==> flow/design.v <==
`timescale 1ns / 1ps
module bcdSubDigit(
    input  [3:0] a,
    input  [3:0] b,
    input  borrowIn,
    output reg [3:0] result,
    output reg     borrowOut
);
    wire [4:0] tempSubBinary = a - b - (borrowIn ? 1'b1 : 1'b0); 
    always @(*) begin
        if (tempSubBinary[4] == 1) begin
            borrowOut = 1;
            result = tempSubBinary + 10; 
        end else begin
            borrowOut = 0;
            result = tempSubBinary[3:0];
        end
    end
endmodule
`timescale 1ns / 1ps
module buttonSyncPulse(
    input  clk,
    input  resetPulse,
    input  button,
    output buttonPulse
);
    parameter DEBOUNCE_CLKS = 240000;
    reg [$clog2(DEBOUNCE_CLKS)-1:0] debounceCounter; 
    reg debouncedButton; 
    always @(posedge clk) begin
        if (~resetPulse) begin 
            debounceCounter <= 0;
            debouncedButton <= 1; 
        end else begin
            if (button != debouncedButton) begin
                if (debounceCounter == (DEBOUNCE_CLKS - 1)) begin
                    debouncedButton <= button; 
                    debounceCounter <= 0; 
                end else begin
                    debounceCounter <= debounceCounter + 1;
                end
            end else begin
                debounceCounter <= 0;
            end
        end
    end
    reg debouncedButtonSync1;
    reg debouncedButtonSync2; 
    always @(posedge clk) begin
        if (~resetPulse) begin 
            debouncedButtonSync1 <= 1;
            debouncedButtonSync2 <= 1;
        end else begin
            debouncedButtonSync1 <= debouncedButton;       
            debouncedButtonSync2 <= debouncedButtonSync1; 
        end
    end
    reg debouncedButtonSync2Delayed; 
    always @(posedge clk) begin
        if (~resetPulse) begin 
            debouncedButtonSync2Delayed <= 1;
        end else begin
            debouncedButtonSync2Delayed <= debouncedButtonSync2; 
        end
    end
    assign buttonPulse = !debouncedButtonSync2 && debouncedButtonSync2Delayed;
endmodule
`timescale 1ns / 1ps
module systemResetHandler(
    input  clk,
    input  reset,
    output resetPulse
);
    parameter DEBOUNCE_CLKS = 240000;
    reg [$clog2(DEBOUNCE_CLKS)-1:0] debounceCounter;
    reg debouncedReset;
    always @(posedge clk) begin 
        if (reset != debouncedReset) begin
            if (debounceCounter == (DEBOUNCE_CLKS - 1)) begin
                debouncedReset <= reset;
                debounceCounter <= 0;
            end else begin
                debounceCounter <= debounceCounter + 1;
            end
        end else begin
            debounceCounter <= 0;
        end
    end
    assign resetPulse = ~debouncedReset; 
endmodule
`timescale 1ns / 1ps
module SevenSegmentALU(
    input clk, 
    input reset,
    input onesBtn, 
    input tensBtn, 
    input hundredsBtn, 
    input sign, 
    input enter, 
    output [6:0] seg,
    output [3:0] anode 
);
    parameter DEBOUNCE_CLKS = 1000;
    wire resetPulse;
    systemResetHandler #(.DEBOUNCE_CLKS(DEBOUNCE_CLKS)) resetHandlerInstance (
        .clk(clk),
        .reset(reset),
        .resetPulse(resetPulse)
    );
    wire onesBtnPulse;
    buttonSyncPulse #(.DEBOUNCE_CLKS(DEBOUNCE_CLKS)) onesBtnGen (
        .clk(clk),
        .resetPulse(resetPulse), 
        .button(onesBtn),
        .buttonPulse(onesBtnPulse)
    );
    wire tensBtnPulse;
    buttonSyncPulse #(.DEBOUNCE_CLKS(DEBOUNCE_CLKS)) tensBtnGen (
        .clk(clk),
        .resetPulse(resetPulse), 
        .button(tensBtn),
        .buttonPulse(tensBtnPulse)
    );
    wire hundredsBtnPulse;
    buttonSyncPulse #(.DEBOUNCE_CLKS(DEBOUNCE_CLKS)) hundredsBtnGen (
        .clk(clk),
        .resetPulse(resetPulse), 
        .button(hundredsBtn),
        .buttonPulse(hundredsBtnPulse)
    );
    wire signPulse;
    buttonSyncPulse #(.DEBOUNCE_CLKS(DEBOUNCE_CLKS)) signBtnGen (
        .clk(clk),
        .resetPulse(resetPulse), 
        .button(sign),
        .buttonPulse(signPulse)
    );
    wire enterPulse;
    buttonSyncPulse #(.DEBOUNCE_CLKS(DEBOUNCE_CLKS)) enterBtnGen (
        .clk(clk),
        .resetPulse(resetPulse), 
        .button(enter),
        .buttonPulse(enterPulse)
    );
    reg [3:0] bcdOnes;
    reg [3:0] bcdTens;
    reg [3:0] bcdHundreds;
    reg [3:0] bcdThousands;
    wire numberOn; 
    wire finished; 
    reg [15:0] firstNumber;
    reg [15:0] secondNumber;
    reg [15:0] sum;
    reg [16:0] carry;
    reg [2:0] state;
    localparam STATE_INPUT_1        = 3'd0;
    localparam STATE_WAIT_1         = 3'd1;
    localparam STATE_INPUT_2        = 3'd2;
    localparam STATE_WAIT_2         = 3'd3;
    localparam STATE_CALC           = 3'd4;
    localparam STATE_UPDATE_DISPLAY = 3'd5;
    localparam STATE_DONE           = 3'd6;
    assign numberOn = (state == STATE_INPUT_2);
    assign finished = (state == STATE_DONE);
    wire [3:0] firstNumberThousandsVal  = firstNumber[15:12];
    wire [3:0] firstNumberHundredsVal = firstNumber[11:8];
    wire [3:0] firstNumberTensVal     = firstNumber[7:4];
    wire [3:0] firstNumberOnesVal     = firstNumber[3:0];
    wire [3:0] secondNumberThousandsVal = secondNumber[15:12];
    wire [3:0] secondNumberHundredsVal  = secondNumber[11:8];
    wire [3:0] secondNumberTensVal      = secondNumber[7:4];
    wire [3:0] secondNumberOnesVal      = secondNumber[3:0];
    reg [3:0] addResultOnes;
    reg [3:0] addResultTens;
    reg [3:0] addResultHundreds;
    reg carryOneAdd;
    reg carryTenAdd;
    reg carryHundredAdd;
    wire [15:0] sameSignCalculatedSum = {firstNumberThousandsVal, addResultHundreds, addResultTens, addResultOnes};
    always @(*) begin 
        if ((firstNumberOnesVal + secondNumberOnesVal) > 9) begin
            addResultOnes = firstNumberOnesVal + secondNumberOnesVal + 6;
            carryOneAdd = 1;
        end else begin
            addResultOnes = firstNumberOnesVal + secondNumberOnesVal;
            carryOneAdd = 0;
        end
        if ((firstNumberTensVal + secondNumberTensVal + carryOneAdd) > 9) begin
            addResultTens = firstNumberTensVal + secondNumberTensVal + carryOneAdd + 6;
            carryTenAdd = 1;
        end else begin
            addResultTens = firstNumberTensVal + secondNumberTensVal + carryOneAdd;
            carryTenAdd = 0;
        end
        if ((firstNumberHundredsVal + secondNumberHundredsVal + carryTenAdd) > 9) begin
            addResultHundreds = firstNumberHundredsVal + secondNumberHundredsVal + carryTenAdd + 6;
            carryHundredAdd = 1;
        end else begin
            addResultHundreds = firstNumberHundredsVal + secondNumberHundredsVal + carryTenAdd;
            carryHundredAdd = 0;
        end
    end
    wire isFirstMagnitudeGreater = (firstNumber[11:0] > secondNumber[11:0]);
    wire areMagnitudesEqual      = (firstNumber[11:0] == secondNumber[11:0]);
    wire [3:0] largerMagnitudeHundreds  = isFirstMagnitudeGreater ? firstNumberHundredsVal : secondNumberHundredsVal;
    wire [3:0] largerMagnitudeTens      = isFirstMagnitudeGreater ? firstNumberTensVal     : secondNumberTensVal;
    wire [3:0] largerMagnitudeOnes      = isFirstMagnitudeGreater ? firstNumberOnesVal     : secondNumberOnesVal;
    wire [3:0] smallerMagnitudeHundreds = isFirstMagnitudeGreater ? secondNumberHundredsVal : firstNumberHundredsVal;
    wire [3:0] smallerMagnitudeTens     = isFirstMagnitudeGreater ? secondNumberTensVal     : firstNumberTensVal;
    wire [3:0] smallerMagnitudeOnes     = isFirstMagnitudeGreater ? secondNumberOnesVal     : firstNumberOnesVal;
    wire [3:0] resultMagnitudeHundreds, resultMagnitudeTens, resultMagnitudeOnes;
    wire borrowOutOnes, borrowOutTens, borrowOutHundreds;
    bcdSubDigit subOnesInstance (
        .a(largerMagnitudeOnes),
        .b(smallerMagnitudeOnes),
        .borrowIn(1'b0),
        .result(resultMagnitudeOnes),
        .borrowOut(borrowOutOnes)
    );
    bcdSubDigit subTensInstance (
        .a(largerMagnitudeTens),
        .b(smallerMagnitudeTens),
        .borrowIn(borrowOutOnes),
        .result(resultMagnitudeTens),
        .borrowOut(borrowOutTens)
    );
    bcdSubDigit subHundredsInstance (
        .a(largerMagnitudeHundreds),
        .b(smallerMagnitudeHundreds),
        .borrowIn(borrowOutTens),
        .result(resultMagnitudeHundreds),
        .borrowOut(borrowOutHundreds)
    );
    wire [3:0] finalSumSign = areMagnitudesEqual ? 15 : (isFirstMagnitudeGreater ? firstNumberThousandsVal : secondNumberThousandsVal);
    wire [15:0] differentSignCalculatedSum = {finalSumSign, resultMagnitudeHundreds, resultMagnitudeTens, resultMagnitudeOnes};
    always @(posedge clk) begin
        if (~resetPulse) begin
            bcdOnes <= 0;
            bcdTens <= 0;
            bcdHundreds <= 0;
            bcdThousands <= 15;
            firstNumber <= 0;
            secondNumber <= 0;
            sum <= 0;
            carry <= 0;
            state <= STATE_INPUT_1;
        end else begin
            case (state)
                STATE_INPUT_1: begin
                    if (enterPulse) begin
                        firstNumber <= {bcdThousands, bcdHundreds, bcdTens, bcdOnes};
                        state <= STATE_WAIT_1;
                    end else begin
                        if (onesBtnPulse) begin
                            if (bcdOnes == 9) begin
                                bcdOnes <= 0;
                            end else begin
                                bcdOnes <= bcdOnes + 1;
                            end
                        end
                        if (tensBtnPulse) begin
                            if (bcdTens == 9) begin
                                bcdTens <= 0;
                            end else begin
                                bcdTens <= bcdTens + 1;
                            end
                        end
                        if (hundredsBtnPulse) begin
                            if (bcdHundreds == 9) begin
                                bcdHundreds <= 0;
                            end else begin
                                bcdHundreds <= bcdHundreds + 1;
                            end
                        end
                        if (signPulse) begin
                            case(bcdThousands)
                                15: bcdThousands <= 14;
                                14: bcdThousands <= 15;
                                default: bcdThousands <= 15;
                            endcase
                        end
                    end
                end
                STATE_WAIT_1: begin
                    if (~enter) begin
                        bcdOnes <= 0;
                        bcdTens <= 0;
                        bcdHundreds <= 0;
                        bcdThousands <= 15;
                        state <= STATE_INPUT_2;
                    end
                end
                STATE_INPUT_2: begin
                    if (enterPulse) begin
                        secondNumber <= {bcdThousands, bcdHundreds, bcdTens, bcdOnes};
                        state <= STATE_WAIT_2;
                    end else begin
                        if (onesBtnPulse) begin
                            if (bcdOnes == 9) begin
                                bcdOnes <= 0;
                            end else begin
                                bcdOnes <= bcdOnes + 1;
                            end
                        end
                        if (tensBtnPulse) begin
                            if (bcdTens == 9) begin
                                bcdTens <= 0;
                            end else begin
                                bcdTens <= bcdTens + 1;
                            end
                        end
                        if (hundredsBtnPulse) begin
                            if (bcdHundreds == 9) begin
                                bcdHundreds <= 0;
                            end else begin
                                bcdHundreds <= bcdHundreds + 1;
                            end
                        end
                        if (signPulse) begin
                            case(bcdThousands)
                                15: bcdThousands <= 14;
                                14: bcdThousands <= 15;
                                default: bcdThousands <= 15;
                            endcase
                        end
                    end
                end
                STATE_WAIT_2: begin
                    if (~enter) begin
                        state <= STATE_CALC;
                    end
                end
                STATE_CALC: begin
                    if (firstNumberThousandsVal == secondNumberThousandsVal) begin
                        sum <= sameSignCalculatedSum;
                        carry[16] <= carryHundredAdd;
                    end else begin 
                        sum <= differentSignCalculatedSum;
                        carry <= 0;
                    end
                    state <= STATE_UPDATE_DISPLAY;
                end
                STATE_UPDATE_DISPLAY: begin
                    bcdOnes <= sum[3:0];
                    bcdTens <= sum[7:4];
                    bcdHundreds <= sum[11:8];
                    bcdThousands <= sum[15:12];
                    state <= STATE_DONE;
                end
                STATE_DONE: begin
                end
            endcase
        end
    end
    parameter MUX_COUNT_MAX = 3000;
    reg [11:0] muxClkCounter;
    reg muxPulse;
    reg [1:0] digitSelector;
    reg [3:0] currentDisplayBcd;
    reg [3:0] anodeOutputReg;
    assign anode = anodeOutputReg;
    always @(posedge clk) begin
        if (~resetPulse) begin
            muxClkCounter <= 0;
            muxPulse <= 0;
            digitSelector <= 0;
            anodeOutputReg <= 4'b1111;
            currentDisplayBcd <= 0;
        end else begin
            if (muxClkCounter == MUX_COUNT_MAX - 1) begin
                muxClkCounter <= 0;
                muxPulse <= 1;
                digitSelector <= digitSelector + 1;
            end else begin
                muxClkCounter <= muxClkCounter + 1;
                muxPulse <= 0;
            end
            if (muxPulse) begin
                case (digitSelector)
                    2'd0: begin
                        anodeOutputReg <= 4'b1110;
                        currentDisplayBcd <= bcdOnes;
                    end
                    2'd1: begin
                        anodeOutputReg <= 4'b1101;
                        currentDisplayBcd <= bcdTens;
                    end
                    2'd2: begin
                        anodeOutputReg <= 4'b1011;
                        currentDisplayBcd <= bcdHundreds;
                    end
                    2'd3: begin
                        anodeOutputReg <= 4'b0111;
                        currentDisplayBcd <= bcdThousands;
                    end
                endcase
            end
        end
    end
    reg [6:0] segOutReg;
    assign seg = segOutReg;
    always @(*) begin
        case(currentDisplayBcd)
            4'b0000: segOutReg = 7'b0111111;
            4'b0001: segOutReg = 7'b0000110;
            4'b0010: segOutReg = 7'b1011011;
            4'b0011: segOutReg = 7'b1001111;
            4'b0100: segOutReg = 7'b1100110;
            4'b0101: segOutReg = 7'b1101101;
            4'b0110: segOutReg = 7'b1111101;
            4'b0111: segOutReg = 7'b0000111;
            4'b1000: segOutReg = 7'b1111111;
            4'b1001: segOutReg = 7'b1101111;
            4'b1110: segOutReg = 7'b1000000;
            4'b1111: segOutReg = 7'b0000000;
            default: segOutReg = 7'b0000000;
        endcase
    end
endmodule
* From RTL to reports: SevenSegmentALU
What the tools print for SevenSegmentALU, step after step. Line numbers count from 1 in the design file above. Operators carry their Yosys type and port widths (W data, S select, Z words). Cell names lack the library's common part. The mark -- stands for no value.
Set-up: top module SevenSegmentALU, clock input clk, library sky130hd, corner tt_025C_1v80

* Word level
Counts by Yosys on the flattened word-level netlist (proc, flatten, opt, wreduce; memories kept). Print and check cells are left out. Yosys's memory passes give these memory sizes; they may raise the number of words (mostly to a power of two), join words into wider ones and drop unused or constant bits.
Word-level totals: register bits after elaboration 171, memory bits (read-only) 112, clocked read ports x word width 7, memories 1, bits of input ports 7, output and inout bits 11
Cells by class: add/subtract/negate cells 32, $lt $le $gt $ge 4, eq/ne operators 36, muxes and demuxes 49, bitwise operators 6, reduce/logical cells 35
Memory list:
- (name not given) | depth 16, bits a word 7, rd ports 1, write ports 0, line 403 | case(currentDisplayBcd)
Operator list (count):
- $mux W4 | 29
- $add A10 B1 Y10 const B | 6
- $eq A10 B10 Y1 const B | 6
- $pmux W4 S3 | 4
- $pmux W4 S4 | 2
- $pmux W3 S6 | 1
- $reduce_and A2 Y1 | 8
- $eq A4 B4 Y1 const B | 4
- $reduce_and A4 Y1 | 4
- $mux W16 | 1
- $reduce_or A3 Y1 | 5
- $add A4 B4 Y5 | 3
- $sub A4 B4 Y5 | 3
- $add A12 B1 Y12 const B | 1
- $gt A12 B12 Y1 | 1
- $eq A12 B12 Y1 | 1
- $eq A12 B12 Y1 const B | 1
- $ne A2 B1 Y1 const B | 6
- $add A4 B1 Y4 const B | 3
- $add A4 B3 Y4 const B | 3
- $add A4 B4 Y4 | 3
- $add A4 B4 Y4 const B | 3
- $add A5 B1 Y6 | 2
- $gt A6 B4 Y1 const B | 2
- $mux W3 | 4
- $sub A5 B1 Y5 | 2
- $add A4 B1 Y4 | 2
- $mux W1 | 8
Not listed: further kinds 19, cells in them 44.

* Longest topological paths
Longest topological path by Yosys (ltp), each cell counted once; first at word level (registers and memories cut), then after technology mapping (sequential cells cut; the memories' decode and read muxes count).
Depth: depth after elaboration 12, ABC_AREA 0, gate-level depth with buffers 26

* Mapped cells and area
Source: synth_stat.txt of the flow (Yosys; design flattened, memories mapped). It holds for the ABC_AREA given above (unset counts as 0); a run with the other value may have another netlist. Totals and module areas in this step are rounded.
Cells by type:
- dfxtp_1 | count 180, area in all 3.6E+03 µm²
- ha_1 | count 57, area in all 713.184 µm²
- xnor2_1 | count 60, area in all 525.504 µm²
- nor2_1 | count 136, area in all 510.49 µm²
- nand2_1 | count 126, area in all 472.954 µm²
- a21oi_1 | count 79, area in all 395.379 µm²
- xor2_1 | count 28, area in all 245.235 µm²
- nand2b_1 | count 35, area in all 218.96 µm²
- o21ai_0 | count 43, area in all 215.206 µm²
- inv_1 | count 52, area in all 195.187 µm²
- fa_1 | count 9, area in all 180.173 µm²
- mux2i_1 | count 16, area in all 160.154 µm²
- nand3_1 | count 26, area in all 130.125 µm²
- or2_2 | count 18, area in all 112.608 µm²
- clkbuf_1 | count 29, area in all 108.854 µm²
- and3_1 | count 15, area in all 93.84 µm²
- a211oi_1 | count 12, area in all 90.086 µm²
- nand4_1 | count 14, area in all 87.584 µm²
Not listed: further types 50, cells in them 125.
Synthesis totals: cells in the netlist 1060, synthesis area 9120 µm², area of sequential cells 3630 µm², flip-flops 181
The figures by module come from a second, unflattened synthesis with its own total; it is not the netlist above.
Second synthesis, totals: cells (unflattened synthesis) 1198, area total of the unflattened synthesis 10200 µm²
Rows give one instance, submodules left out.
Modules:
- SevenSegmentALU | instances 1, cells 717, area 5670 µm², seq. area 2000 µm²
- buttonSyncPulse #(DEBOUNCE_CLKS=1000) | instances 5, cells 65, area 628 µm², seq. area 280 µm²
- bcdSubDigit | instances 3, cells 33, area 280 µm², seq. area 0.0 µm²
- systemResetHandler #(DEBOUNCE_CLKS=1000) | instances 1, cells 57, area 510 µm², seq. area 230 µm²

* Timing after synthesis
OpenSTA on the mapped netlist: ideal clock, no wires. The path of least setup slack (recovery checks aside). Input and output delay are each 20% of the period. Register names are those of the netlist, which keeps one name where synthesis merged equal registers.
Timing path post-synthesis: kind reg2reg, start register secondNumber[1], end register sum[11], clock period 10.0 ns, library setup time 0.118 ns, time at the first pin 0.000 ns, arrival time 5.242 ns, slack 4.640 ns, path delay 5.360 ns, stages on the path 26, path buffers 0, synthesis period reached 5.36 ns
"path delay" = arrival - input delay + setup time. "stages on the path": output pins that drive a net of the path, with the launching flip-flop's if there is one; two outputs of one cell count as two. "synthesis period reached" = period - worst setup slack (recovery checks aside). The figure is calculated, with input and output delays left at 20% of the set period. The rows between start and end are the longest chain of elaborated cells between them; the timing report does not say that the signal goes this way. Where chains are equally long, one stands for them. Each line given opens the expression or statement behind the cell; cells for indexed reads and writes are added by Yosys, which also makes memories of some case tables. At most two assigning lines are given for a register; there are more.
On the way, post-synthesis: path through dfxtp_1 > inv_1 > ha_1 > nor2b_1 > o211ai_1 > a211o_1 > a31oi_4 > mux2i_1 > ha_1 > a211oi_2 > o31a_4 > fa_1 > inv_1 > fa_1 > nand2b_1 > a21oi_1 > xnor2_2 > fa_1 > inv_1 > fa_1 > nand2b_1 > a21oi_1 > xnor2_2 > or3_1 > mux2i_1 > o21ai_1, length of the longest elaborated chain 12
Ends and longest elaborated chain, post-synthesis:
- start, declared | line 152 | reg [15:0] secondNumber;
- start, assigned | line 243 | secondNumber <= 0;
- start, assigned | line 295 | secondNumber <= {bcdThousands, bcdHundreds, bcdTens, bcdOnes};
- $gt A12 B12 Y1 | line 203 | wire isFirstMagnitudeGreater = (firstNumber[11:0] > secondNumber[11:0]);
- $mux W4 | line 207 | wire [3:0] largerMagnitudeOnes      = isFirstMagnitudeGreater ? firstNumberOnesVal     : secondNumberOnesVal;
- $sub A4 B4 Y5 | line 9 | wire [4:0] tempSubBinary = a - b - (borrowIn ? 1'b1 : 1'b0);
- $mux W1 | line 11 | if (tempSubBinary[4] == 1) begin
- $mux W1 | line 9
- $sub A5 B1 Y5 | line 9
- $mux W1 | line 11
- $mux W1 | line 9
- $sub A5 B1 Y5 | line 9
- $add A4 B4 Y4 | line 13 | result = tempSubBinary + 10;
- $mux W4 | line 11
- $mux W16 | line 334 | if (firstNumberThousandsVal == secondNumberThousandsVal) begin
- end, assigned | line 335 | sum <= sameSignCalculatedSum;
- end, assigned | line 338 | sum <= differentSignCalculatedSum;
- end, declared | line 153 | reg [15:0] sum;

* Timing after layout
Path of least setup slack in the final report of flow run 1 (OpenROAD, finished layout, wires in). Where an end is a register, its clock arrival counts in the times.
Timing path post-layout: kind reg2reg, start register secondNumber[10], end register sum[11], clock period 6.23 ns, library setup time 0.10 ns, time at the first pin 0.43 ns, arrival time 6.05 ns, slack 0.50 ns, stages on the path 25, path buffers 0
The rows between start and end are the longest chain of elaborated cells between them; the timing report does not say that the signal goes this way. Where chains are equally long, one stands for them. At most two assigning lines are given for a register; there are more.
On the way, post-layout: path through dfxtp_1 > inv_1 > ha_1 > nand4_4 > a211o_1 > a31oi_4 > mux2i_1 > ha_1 > a211oi_2 > o31a_4 > fa_1 > inv_1 > fa_1 > nand2b_1 > a21oi_1 > xnor2_2 > fa_1 > inv_1 > fa_1 > nand2b_1 > a21oi_1 > xnor2_2 > or3_1 > mux2i_1 > o21ai_1, length of the longest elaborated chain 12
Ends and longest elaborated chain, post-layout:
- start, declared | line 152 | reg [15:0] secondNumber;
- start, assigned | line 243 | secondNumber <= 0;
- start, assigned | line 295 | secondNumber <= {bcdThousands, bcdHundreds, bcdTens, bcdOnes};
- $gt A12 B12 Y1 | line 203 | wire isFirstMagnitudeGreater = (firstNumber[11:0] > secondNumber[11:0]);
- $mux W4 | line 207 | wire [3:0] largerMagnitudeOnes      = isFirstMagnitudeGreater ? firstNumberOnesVal     : secondNumberOnesVal;
- $sub A4 B4 Y5 | line 9 | wire [4:0] tempSubBinary = a - b - (borrowIn ? 1'b1 : 1'b0);
- $mux W1 | line 11 | if (tempSubBinary[4] == 1) begin
- $mux W1 | line 9
- $sub A5 B1 Y5 | line 9
- $mux W1 | line 11
- $mux W1 | line 9
- $sub A5 B1 Y5 | line 9
- $add A4 B4 Y4 | line 13 | result = tempSubBinary + 10;
- $mux W4 | line 11
- $mux W16 | line 334 | if (firstNumberThousandsVal == secondNumberThousandsVal) begin
- end, assigned | line 335 | sum <= sameSignCalculatedSum;
- end, assigned | line 338 | sum <= differentSignCalculatedSum;
- end, declared | line 153 | reg [15:0] sum;

Data sheet: physical implementation of SevenSegmentALU

Flow measurements of SevenSegmentALU on sky130hd: 2 stored runs with different settings, listed in no order. Input and output delays are each 20% of the period that was set; the output load is 0.01 pF.
"clock period reached" is the run's clock period less its worst setup slack. It is reckoned from that one timing run; input and output delays stay at 20% of the period that was set.
"time of the worst setup path" means the part of the period allowed to the worst setup path (the constraints hold back 20% at inputs and 20% at outputs) less its slack; where the path has registers, the arrival times of their clocks count too.
"total power after layout": no workload was simulated; the value follows from the tool's default switching activity.
The measured numbers are rounded.

[flow run 1] flow files
==> flow/run.sh <==
#!/bin/bash
# the make line also repeats the synthesis and layout settings of config.mk as NAME=value (left out here)
make -C /OpenROAD-flow-scripts/flow DESIGN_CONFIG=/design/flow/config.mk WORK_HOME=/design/flow/orfs CLKGATE_MAP_FILE= finish
==> flow/config.mk <==
export PLATFORM = sky130hd
export DESIGN_NAME = SevenSegmentALU
export DESIGN_NICKNAME = SevenSegmentALU
export VERILOG_FILES = /design/flow/design.v
export SDC_FILE = /design/flow/constraint.sdc
export NUM_CORES = 4
export LEC_CHECK = 0
export CAP_MARGIN = 20
export CORE_MARGIN = 2
export CORE_UTILIZATION = 40
export SLEW_MARGIN = 20
==> flow/constraint.sdc <==
create_clock -name core_clock -period 6.23 [get_ports {clk}]
set_input_delay 1.2460 -clock core_clock [delete_from_list [all_inputs] [get_ports {clk}]]
set_output_delay 1.2460 -clock core_clock [all_outputs]
set_load 0.01 [all_outputs]

[flow run 1] result: chip area in the Yosys report 9120 µm²; full die area 24000 µm²; standard-cell area after routing 10100 µm²; post-route utilization 0.45; smallest setup slack 0.505 ns; summed negative setup slack 0.000 ns; total power after layout 2.29 mW; clock period reached 5.725 ns; time of the worst setup path 5.73 ns; worst path kind reg2reg

[flow run 2] flow files
==> flow/run.sh <==
#!/bin/bash
# the make line also repeats the synthesis and layout settings of config.mk as NAME=value (left out here)
make -C /OpenROAD-flow-scripts/flow DESIGN_CONFIG=/design/flow/config.mk WORK_HOME=/design/flow/orfs CLKGATE_MAP_FILE= finish
==> flow/config.mk <==
export PLATFORM = sky130hd
export DESIGN_NAME = SevenSegmentALU
export DESIGN_NICKNAME = SevenSegmentALU
export VERILOG_FILES = /design/flow/design.v
export SDC_FILE = /design/flow/constraint.sdc
export NUM_CORES = 4
export LEC_CHECK = 0
export CAP_MARGIN = 20
export CELL_PAD_IN_SITES_GLOBAL_PLACEMENT = 3
export CORE_MARGIN = 4
export CORE_UTILIZATION = 40
export CTS_CLUSTER_SIZE = 43
export GPL_ROUTABILITY_DRIVEN = 0
export GPL_TIMING_DRIVEN = 1
export HOLD_SLACK_MARGIN = 0.17
export MIN_ROUTING_LAYER = met2
export SLEW_MARGIN = 35
export TNS_END_PERCENT = 35
==> flow/constraint.sdc <==
create_clock -name core_clock -period 10.0 [get_ports {clk}]
set_input_delay 2.0000 -clock core_clock [delete_from_list [all_inputs] [get_ports {clk}]]
set_output_delay 2.0000 -clock core_clock [all_outputs]
set_load 0.01 [all_outputs]

[flow run 2] result: chip area in the Yosys report 9120 µm²; full die area 25300 µm²; standard-cell area after routing 10100 µm²; post-route utilization 0.458; smallest setup slack 3.70 ns; summed negative setup slack 0.000 ns; total power after layout 1.43 mW; clock period reached 6.298 ns; time of the worst setup path 6.30 ns; worst path kind reg2reg
